==> flow/design.v <==
module distorter_pipelined_368 #(parameter INT_WIDTH = 4,
                                 FRACT_WIDTH = 12,
                                 DATA_WIDTH = INT_WIDTH + FRACT_WIDTH)
                                (input wire clk_368,
                                 input wire rst_n,
                                 input wire signed [DATA_WIDTH-1 : 0] in_r,
                                 input wire signed [DATA_WIDTH-1 : 0] in_i,
                                 input wire signed [DATA_WIDTH-1 : 0] a10_r,
                                 input wire signed [DATA_WIDTH-1 : 0] a10_i,
                                 input wire signed [DATA_WIDTH-1 : 0] a30_r,
                                 input wire signed [DATA_WIDTH-1 : 0] a30_i,
                                 input wire signed [DATA_WIDTH-1 : 0] a50_r,
                                 input wire signed [DATA_WIDTH-1 : 0] a50_i,
                                 output reg signed [DATA_WIDTH-1 : 0] out_r,
                                 output reg signed [DATA_WIDTH-1 : 0] out_i);
    wire signed [2*DATA_WIDTH-1 : 0] xin_r, xin_i;
    wire signed [DATA_WIDTH-1 : 0] xin_trunc_r, xin_trunc_i;
    wire signed [DATA_WIDTH-1 : 0] abs_squared;
    wire signed [2*DATA_WIDTH-1 : 0] abs_pwr_four;
    wire signed [DATA_WIDTH-1 : 0] abs_pwr_four_trunc;
    wire signed [2*DATA_WIDTH-1 : 0] half_mul1_r;
    wire signed [DATA_WIDTH-1 : 0] half_mul1_trunc_r;
    wire signed [2*DATA_WIDTH-1 : 0] half_mul1_i;
    wire signed [DATA_WIDTH-1 : 0] half_mul1_trunc_i;
    wire signed [DATA_WIDTH-1 : 0] add1_r;
    wire signed [DATA_WIDTH-1 : 0] add1_i;
    wire signed [2*DATA_WIDTH-1 : 0] half_mul2_r;
    wire signed [DATA_WIDTH-1 : 0] half_mul2_trunc_r;
    wire signed [2*DATA_WIDTH-1 : 0] half_mul2_i;
    wire signed [DATA_WIDTH-1 : 0] half_mul2_trunc_i;
    wire signed [DATA_WIDTH-1 : 0] add2_r;
    wire signed [DATA_WIDTH-1 : 0] add2_i;
    wire signed [2*DATA_WIDTH-1 : 0] mul1;
    wire signed [DATA_WIDTH-1 : 0] mul1_trunc;
    wire signed [2*DATA_WIDTH-1 : 0] mul2;
    wire signed [DATA_WIDTH-1 : 0] mul2_trunc;
    wire signed [2*DATA_WIDTH-1 : 0] mul3;
    wire signed [DATA_WIDTH-1 : 0] mul3_trunc;
    wire signed [2*DATA_WIDTH-1 : 0] mul4;
    wire signed [DATA_WIDTH-1 : 0] mul4_trunc;
    reg signed [DATA_WIDTH-1 : 0] in_r_reg1, in_i_reg1, in_r_reg2, in_i_reg2, in_r_reg3, in_i_reg3, in_r_reg4, in_i_reg4;
    wire signed [DATA_WIDTH-1 : 0] out_r_comb, out_i_comb;
    reg signed [DATA_WIDTH-1 : 0] a10_r_reg1, a10_i_reg1, a10_r_reg2, a10_i_reg2, a10_r_reg3, a10_i_reg3;
    reg signed [DATA_WIDTH-1 : 0] a30_r_reg1, a30_i_reg1, a30_r_reg2, a30_i_reg2;
    reg signed [DATA_WIDTH-1 : 0] a50_r_reg1, a50_i_reg1, a50_r_reg2, a50_i_reg2, a50_r_reg3, a50_i_reg3;
    reg signed [DATA_WIDTH-1 : 0] abs_squared_reg;
    reg signed [DATA_WIDTH-1 : 0] half_mul1_trunc_r_reg, half_mul1_trunc_i_reg;
    reg signed [DATA_WIDTH-1 : 0] abs_pwr_four_trunc_reg;
    reg signed [DATA_WIDTH-1 : 0] add1_r_reg, add1_i_reg;
    reg signed [DATA_WIDTH-1 : 0] half_mul2_trunc_r_reg, half_mul2_trunc_i_reg;
    reg signed [DATA_WIDTH-1 : 0] add2_r_reg;
    reg signed [DATA_WIDTH-1 : 0] add2_i_reg;
    reg signed [DATA_WIDTH-1 : 0] in_r_reg5, in_i_reg5;
    always@(posedge clk_368 or negedge rst_n)
    begin
        if (!rst_n)
        begin
            in_r_reg1              <= 'd0;
            in_i_reg1              <= 'd0;
            in_r_reg2              <= 'd0;
            in_i_reg2              <= 'd0;
            in_r_reg3              <= 'd0;
            in_i_reg3              <= 'd0;
            in_r_reg4              <= 'd0;
            in_i_reg4              <= 'd0;
            out_r                  <= 'd0;
            out_i                  <= 'd0;
            a10_r_reg1             <= 'd0;
            a10_i_reg1             <= 'd0;
            a10_r_reg2             <= 'd0;
            a10_i_reg2             <= 'd0;
            a10_r_reg3             <= 'd0;
            a10_i_reg3             <= 'd0;
            a30_r_reg1             <= 'd0;
            a30_i_reg1             <= 'd0;
            a30_r_reg2             <= 'd0;
            a30_i_reg2             <= 'd0;
            a50_r_reg1             <= 'd0;
            a50_i_reg1             <= 'd0;
            a50_r_reg2             <= 'd0;
            a50_i_reg2             <= 'd0;
            a50_r_reg3             <= 'd0;
            a50_i_reg3             <= 'd0;
            abs_squared_reg        <= 'd0;
            half_mul1_trunc_r_reg  <= 'd0;
            half_mul1_trunc_i_reg  <= 'd0;
            abs_pwr_four_trunc_reg <= 'd0;
            add1_r_reg             <= 'd0;
            add1_i_reg             <= 'd0;
            half_mul2_trunc_r_reg  <= 'd0;
            half_mul2_trunc_i_reg  <= 'd0;
            add2_r_reg             <= 'd0;
            add2_i_reg             <= 'd0;
            in_r_reg5              <= 'd0;
            in_i_reg5              <= 'd0;
        end
        else
        begin
            in_r_reg1              <= in_r;
            in_i_reg1              <= in_i;
            in_r_reg2              <= in_r_reg1;
            in_i_reg2              <= in_i_reg1;
            in_r_reg3              <= in_r_reg2;
            in_i_reg3              <= in_i_reg2;
            in_r_reg4              <= in_r_reg3;
            in_i_reg4              <= in_i_reg3;
            out_r                  <= out_r_comb;
            out_i                  <= out_i_comb;
            a10_r_reg1             <= a10_r;
            a10_i_reg1             <= a10_i;
            a10_r_reg2             <= a10_r_reg1;
            a10_i_reg2             <= a10_i_reg1;
            a10_r_reg3             <= a10_r_reg2;
            a10_i_reg3             <= a10_i_reg2;
            a30_r_reg1             <= a30_r;
            a30_i_reg1             <= a30_i;
            a30_r_reg2             <= a30_r_reg1;
            a30_i_reg2             <= a30_i_reg1;
            a50_r_reg1             <= a50_r;
            a50_i_reg1             <= a50_i;
            a50_r_reg2             <= a50_r_reg1;
            a50_i_reg2             <= a50_i_reg1;
            a50_r_reg3             <= a50_r_reg2;
            a50_i_reg3             <= a50_i_reg2;
            abs_squared_reg        <= abs_squared;
            half_mul1_trunc_r_reg  <= half_mul1_trunc_r;
            half_mul1_trunc_i_reg  <= half_mul1_trunc_i;
            abs_pwr_four_trunc_reg <= abs_pwr_four_trunc;
            add1_r_reg             <= add1_r;
            add1_i_reg             <= add1_i;
            half_mul2_trunc_r_reg  <= half_mul2_trunc_r;
            half_mul2_trunc_i_reg  <= half_mul2_trunc_i;
            add2_r_reg             <= add2_r;
            add2_i_reg             <= add2_i;
            in_r_reg5              <= in_r_reg4;
            in_i_reg5              <= in_i_reg4;
        end
    end
    assign xin_r       = in_r_reg1 * in_r_reg1;
    assign xin_trunc_r = xin_r >> (FRACT_WIDTH);
    assign xin_i       = in_i_reg1 * in_i_reg1;
    assign xin_trunc_i = xin_i >> (FRACT_WIDTH);
    assign abs_squared = xin_trunc_r + xin_trunc_i;
    assign abs_pwr_four       = abs_squared_reg * abs_squared_reg;
    assign abs_pwr_four_trunc = abs_pwr_four >> (FRACT_WIDTH);
    assign half_mul1_r       = abs_squared_reg * a30_r_reg2;
    assign half_mul1_trunc_r = half_mul1_r >> (FRACT_WIDTH);
    assign half_mul1_i       = abs_squared_reg * a30_i_reg2;
    assign half_mul1_trunc_i = half_mul1_i >> (FRACT_WIDTH);
    assign add1_r = half_mul1_trunc_r_reg + a10_r_reg3;
    assign add1_i = half_mul1_trunc_i_reg + a10_i_reg3;
    assign half_mul2_r       = abs_pwr_four_trunc_reg * a50_r_reg3;
    assign half_mul2_trunc_r = half_mul2_r >> (FRACT_WIDTH);
    assign half_mul2_i       = abs_pwr_four_trunc_reg * a50_i_reg3;
    assign half_mul2_trunc_i = half_mul2_i >> (FRACT_WIDTH);
    assign add2_r = half_mul2_trunc_r_reg + add1_r_reg;
    assign add2_i = half_mul2_trunc_i_reg + add1_i_reg;
    assign mul1       = add2_r_reg * in_r_reg5;
    assign mul1_trunc = mul1 >> (FRACT_WIDTH);
    assign mul2       = add2_i_reg * in_i_reg5;
    assign mul2_trunc = mul2 >> (FRACT_WIDTH);
    assign mul3       = add2_r_reg * in_i_reg5;
    assign mul3_trunc = mul3 >> (FRACT_WIDTH);
    assign mul4       = add2_i_reg * in_r_reg5;
    assign mul4_trunc = mul4 >> (FRACT_WIDTH);
    assign out_r_comb = mul1_trunc - mul2_trunc;
    assign out_i_comb = mul3_trunc + mul4_trunc;
endmodule
# Tool chain data of distorter_pipelined_368

The steps from the RTL of distorter_pipelined_368 to its reports follow in flow order.
Lines are those of the file above, counted from 1.
Not given: -

Top: distorter_pipelined_368
Clock input: clk_368
Library: sky130hd
Corner: tt_025C_1v80

# Word-level counts

Yosys after proc, flatten, opt, wreduce and memory -nomap, before mapping. Enables and synchronous resets that opt folds into registers are not counted as muxes. Memory bits, and registers merged into a memory's read port (data or address), are not among the register bits. Print and check cells are not counted. Equal cells are merged and count once.

Register bits after elaboration: 608
Bits in latches: 0
Bits in writable memories: 0
Memory bits (read-only): 0
Clocked read ports x word width: 0
Memories: 0
Bits of input ports: 130
Cells after elaboration: 56

Add/sub/neg operators: 7
$mul: 11
Divide/modulo/power cells: 0
Magnitude comparators: 0
Eq/ne operators: 0
Shift-type cells: 0
Mux-type cells: 0
Bitwise logic cells: 0
Reductions and logical operators: 0

Operator list:

| cell                                           | count |
| 16-bit by 16-bit multiplier with 28-bit output | 11 |
| 16-bit adder                                   | 6 |
| 16-bit subtractor                              | 1 |

# Depth

Depth = most cells in a row (Yosys ltp): at word level without a register or memory, in the mapped netlist without a sequential cell, where the memories' decode and read muxes count.

Depth in word-level cells: 2
ABC_AREA: 0
Depth in mapped cells: 34
Mapped depth without buffers: 33

# Synthesis result

Source: synth_stat.txt of the flow (Yosys; design flattened, memories mapped). It holds for the ABC_AREA given above (unset counts as 0); a run with the other value may have another netlist.
The area totals of this step are shown rounded.

Mapped cells: 11,323
Chip area (Yosys): 110,500 µm²
Flip-flop cells: 608

Cells by type:

| type                      | count | total area (µm²) |
| sky130_fd_sc_hd__fa_1     | 2,448 | 4.9E+04 |
| sky130_fd_sc_hd__dfrtp_1  | 608   | 1.52E+04 |
| sky130_fd_sc_hd__ha_1     | 936   | 1.17E+04 |
| sky130_fd_sc_hd__inv_1    | 3,006 | 1.13E+04 |
| sky130_fd_sc_hd__and2_1   | 965   | 6,037.04 |
| sky130_fd_sc_hd__nand2_1  | 1,353 | 5.08E+03 |
| sky130_fd_sc_hd__xnor2_1  | 350   | 3,065.44 |
| sky130_fd_sc_hd__clkbuf_1 | 419   | 1.57E+03 |
| sky130_fd_sc_hd__nor2_1   | 276   | 1.04E+03 |
| sky130_fd_sc_hd__xor2_1   | 84    | 735.706 |
| sky130_fd_sc_hd__a21oi_1  | 129   | 645.619 |
| sky130_fd_sc_hd__nand2b_1 | 100   | 625.6 |
| sky130_fd_sc_hd__o21ai_0  | 111   | 555.533 |
| sky130_fd_sc_hd__nor3_1   | 65    | 325.312 |
| sky130_fd_sc_hd__a21o_1   | 42    | 315.302 |
| sky130_fd_sc_hd__o21a_1   | 41    | 307.795 |
| sky130_fd_sc_hd__nor2b_1  | 38    | 237.728 |
| sky130_fd_sc_hd__nand3_1  | 45    | 225.216 |

Other cell types: 56; their cells: 307.

# Path before layout

Source: OpenSTA report_checks on the synthesized netlist (no wires, ideal clock, input and output delay 20% of the period each), path of least setup slack; recovery checks are left aside. Register names are those of the netlist, which keeps one name where synthesis merged equal registers.

Kind: reg2reg
Start point: reg in_i_reg5[1]
End point: reg out_r[15]
Clock period: 9,000 ps
Library setup time: 134 ps
Arrival time: 7,510 ps
Data required time: 8,866 ps
Slack: 1,356 ps
Path delay: 7,644 ps
Stages on the path: 31
Period reached after synthesis: 7,644 ps

"path delay" = arrival - input delay + setup time.
"stages on the path" counts driving pins, that of a launching flip-flop among them; a cell with two outputs on the path counts twice.
"period reached after synthesis" is the clock period less the worst setup slack; recovery checks do not enter. This is arithmetic on one report: input and output delays are still those of the set period (20% each).
The rows between start and end are the longest chain of elaborated cells between them; the timing report does not say that the signal goes this way. Where chains are equally long, one stands for them.
A line is the first line of the expression or statement that the cell stems from. Yosys adds cells for indexed reads and writes and turns some case tables into memories.

Path through: sky130_fd_sc_hd__dfrtp_1 sky130_fd_sc_hd__clkbuf_1 sky130_fd_sc_hd__clkbuf_1 sky130_fd_sc_hd__nand2_1 sky130_fd_sc_hd__fa_1 sky130_fd_sc_hd__fa_1 sky130_fd_sc_hd__fa_1 sky130_fd_sc_hd__fa_1 sky130_fd_sc_hd__inv_1 sky130_fd_sc_hd__fa_1 sky130_fd_sc_hd__inv_1 sky130_fd_sc_hd__fa_1 sky130_fd_sc_hd__inv_1 sky130_fd_sc_hd__ha_1 sky130_fd_sc_hd__nand2_1 sky130_fd_sc_hd__nor4b_1 sky130_fd_sc_hd__or2_2 sky130_fd_sc_hd__a21oi_1 sky130_fd_sc_hd__xnor2_1 sky130_fd_sc_hd__inv_1 sky130_fd_sc_hd__ha_1 sky130_fd_sc_hd__nor2b_1 sky130_fd_sc_hd__o21ai_0 sky130_fd_sc_hd__a21boi_0 sky130_fd_sc_hd__o21a_1 sky130_fd_sc_hd__a21oi_1 sky130_fd_sc_hd__o21ai_0 sky130_fd_sc_hd__o41ai_1 sky130_fd_sc_hd__o21ai_0 sky130_fd_sc_hd__a31oi_1 sky130_fd_sc_hd__xnor3_1
Cells in the longest elaborated chain: 2
Elaborated cells between the ends (all ways): 2
RTL lines with such cells: 2
Those cells by class: 1 x add/sub; 1 x mul

RTL lines, path post-synthesis:

| item                                           | line | RTL |
| start: declaration                             | 53   | `reg signed [DATA_WIDTH-1 : 0] in_r_reg5, in_i_reg5;` |
| start: assignment                              | 95   | `in_i_reg5              <= 'd0;` |
| start: assignment                              | 136  | `in_i_reg5              <= in_i_reg4;` |
| 16-bit by 16-bit multiplier with 28-bit output | 160  | `assign mul2       = add2_i_reg * in_i_reg5;` |
| 16-bit subtractor                              | 166  | `assign out_r_comb = mul1_trunc - mul2_trunc;` |
| end: assignment                                | 66   | `out_r                  <= 'd0;` |
| end: assignment                                | 107  | `out_r                  <= out_r_comb;` |
| end: declaration                               | 14   | `output reg signed [DATA_WIDTH-1 : 0] out_r,` |

# Worst path after layout

From the final timing report of flow run 1: the path of least setup slack in the routed layout; clock arrival at registers is part of the times.
The report prints the path's times to 10 ps; the period is as set.

Kind: reg2reg
Start point: reg in_i_reg5[1]
End point: reg out_r[15]
Clock period: 7,780 ps
Library setup time: 140 ps
Arrival time: 8,340 ps
Data required time: 8,340 ps
Slack: -10 ps
Stages on the path: 29

The rows between start and end are the longest chain of elaborated cells between them; the timing report does not say that the signal goes this way. Where chains are equally long, one stands for them.

Path through: sky130_fd_sc_hd__dfrtp_4 sky130_fd_sc_hd__clkbuf_16 sky130_fd_sc_hd__clkbuf_16 sky130_fd_sc_hd__buf_4 sky130_fd_sc_hd__buf_4 sky130_fd_sc_hd__nand2_1 sky130_fd_sc_hd__fa_1 sky130_fd_sc_hd__fa_1 sky130_fd_sc_hd__fa_1 sky130_fd_sc_hd__inv_1 sky130_fd_sc_hd__fa_1 sky130_fd_sc_hd__fa_1 sky130_fd_sc_hd__inv_1 sky130_fd_sc_hd__fa_1 sky130_fd_sc_hd__inv_1 sky130_fd_sc_hd__ha_1 sky130_fd_sc_hd__o21a_1 sky130_fd_sc_hd__o41a_1 sky130_fd_sc_hd__o211a_4 sky130_fd_sc_hd__a311o_1 sky130_fd_sc_hd__nor2b_4 sky130_fd_sc_hd__nor3_4 sky130_fd_sc_hd__o21bai_1 sky130_fd_sc_hd__xnor2_1 sky130_fd_sc_hd__ha_2 sky130_fd_sc_hd__a21oi_2 sky130_fd_sc_hd__o21ai_2 sky130_fd_sc_hd__a31oi_1 sky130_fd_sc_hd__xnor3_1
Cells in the longest elaborated chain: 2
Elaborated cells between the ends (all ways): 2
RTL lines with such cells: 2
Those cells by class: 1 x add/sub; 1 x mul

RTL lines, path after layout:

| item                                           | line | RTL |
| start: declaration                             | 53   | `reg signed [DATA_WIDTH-1 : 0] in_r_reg5, in_i_reg5;` |
| start: assignment                              | 95   | `in_i_reg5              <= 'd0;` |
| start: assignment                              | 136  | `in_i_reg5              <= in_i_reg4;` |
| 16-bit by 16-bit multiplier with 28-bit output | 160  | `assign mul2       = add2_i_reg * in_i_reg5;` |
| 16-bit subtractor                              | 166  | `assign out_r_comb = mul1_trunc - mul2_trunc;` |
| end: assignment                                | 66   | `out_r                  <= 'd0;` |
| end: assignment                                | 107  | `out_r                  <= out_r_comb;` |
| end: declaration                               | 14   | `output reg signed [DATA_WIDTH-1 : 0] out_r,` |

Appendix: measured runs

Module distorter_pipelined_368, platform sky130hd: 4 stored runs of the flow (Yosys, OpenROAD) with differing settings, in no particular order. Input and output delays are each 20% of the period that was set; the output load is 0.01 pF.
"time used up by the worst setup path": the worst setup path's part of the clock period (all of it between registers, 20% less for each end at a port) less its slack. A launch clock that arrives late makes it longer, a capture clock that arrives late makes it shorter.
"time used up by the worst setup path" is known to 10 ps.
The results are shown rounded.
Settings: . = not set for that run.

| setting or result                         | flow run 1 | flow run 2 | flow run 3 | flow run 4 |
| ABC_AREA                                  | 0          | 1          | 0          | 0          |
| CAP_MARGIN                                | 5          | 20         | 5          | 20         |
| CELL_PAD_IN_SITES_GLOBAL_PLACEMENT        | 1          | 1          | 1          | 3          |
| CORE_ASPECT_RATIO                         | 1.93       | 0.78       | 0.75       | 0.88       |
| CORE_MARGIN                               | 5          | 5          | 5          | 8          |
| CORE_UTILIZATION                          | 46         | 46         | 46         | 46         |
| CTS_CLUSTER_DIAMETER                      | 139        | .          | 139        | 258        |
| GPL_TIMING_DRIVEN                         | 0          | .          | 1          | 1          |
| HOLD_SLACK_MARGIN                         | 0.1        | .          | 0.1        | .          |
| MAX_ROUTING_LAYER                         | met4       | .          | met5       | met4       |
| MIN_ROUTING_LAYER                         | met1       | met1       | met1       | .          |
| SLEW_MARGIN                               | 40         | 35         | 40         | 20         |
| TNS_END_PERCENT                           | 5          | 5          | 5          | .          |
| period_ns                                 | 7.78       | 7.78       | 8.83       | 9.33       |
| PLACE_DENSITY_LB_ADDON                    | .          | .          | 0.07       | .          |
| SETUP_SLACK_MARGIN                        | .          | .          | .          | 1.67       |
| worst-case hold slack (ps)                | 316        | 325        | 325        | 304        |
| post-route utilization (%)                | 51.4       | 50.2       | 50.0       | 50.9       |
| area inside the die boundary (µm²)        | 250,600    | 261,600    | 250,100    | 256,100    |
| time used up by the worst setup path (ps) | 7,790      | 7,410      | 8,540      | 7,480      |
| type of the worst setup path              | reg2reg    | reg2reg    | reg2reg    | reg2reg    |
| mapped cell area after synthesis (µm²)    | 110,500    | 115,700    | 110,500    | 110,500    |
| smallest setup slack (ps)                 | -6         | 369        | 286        | 1,853      |
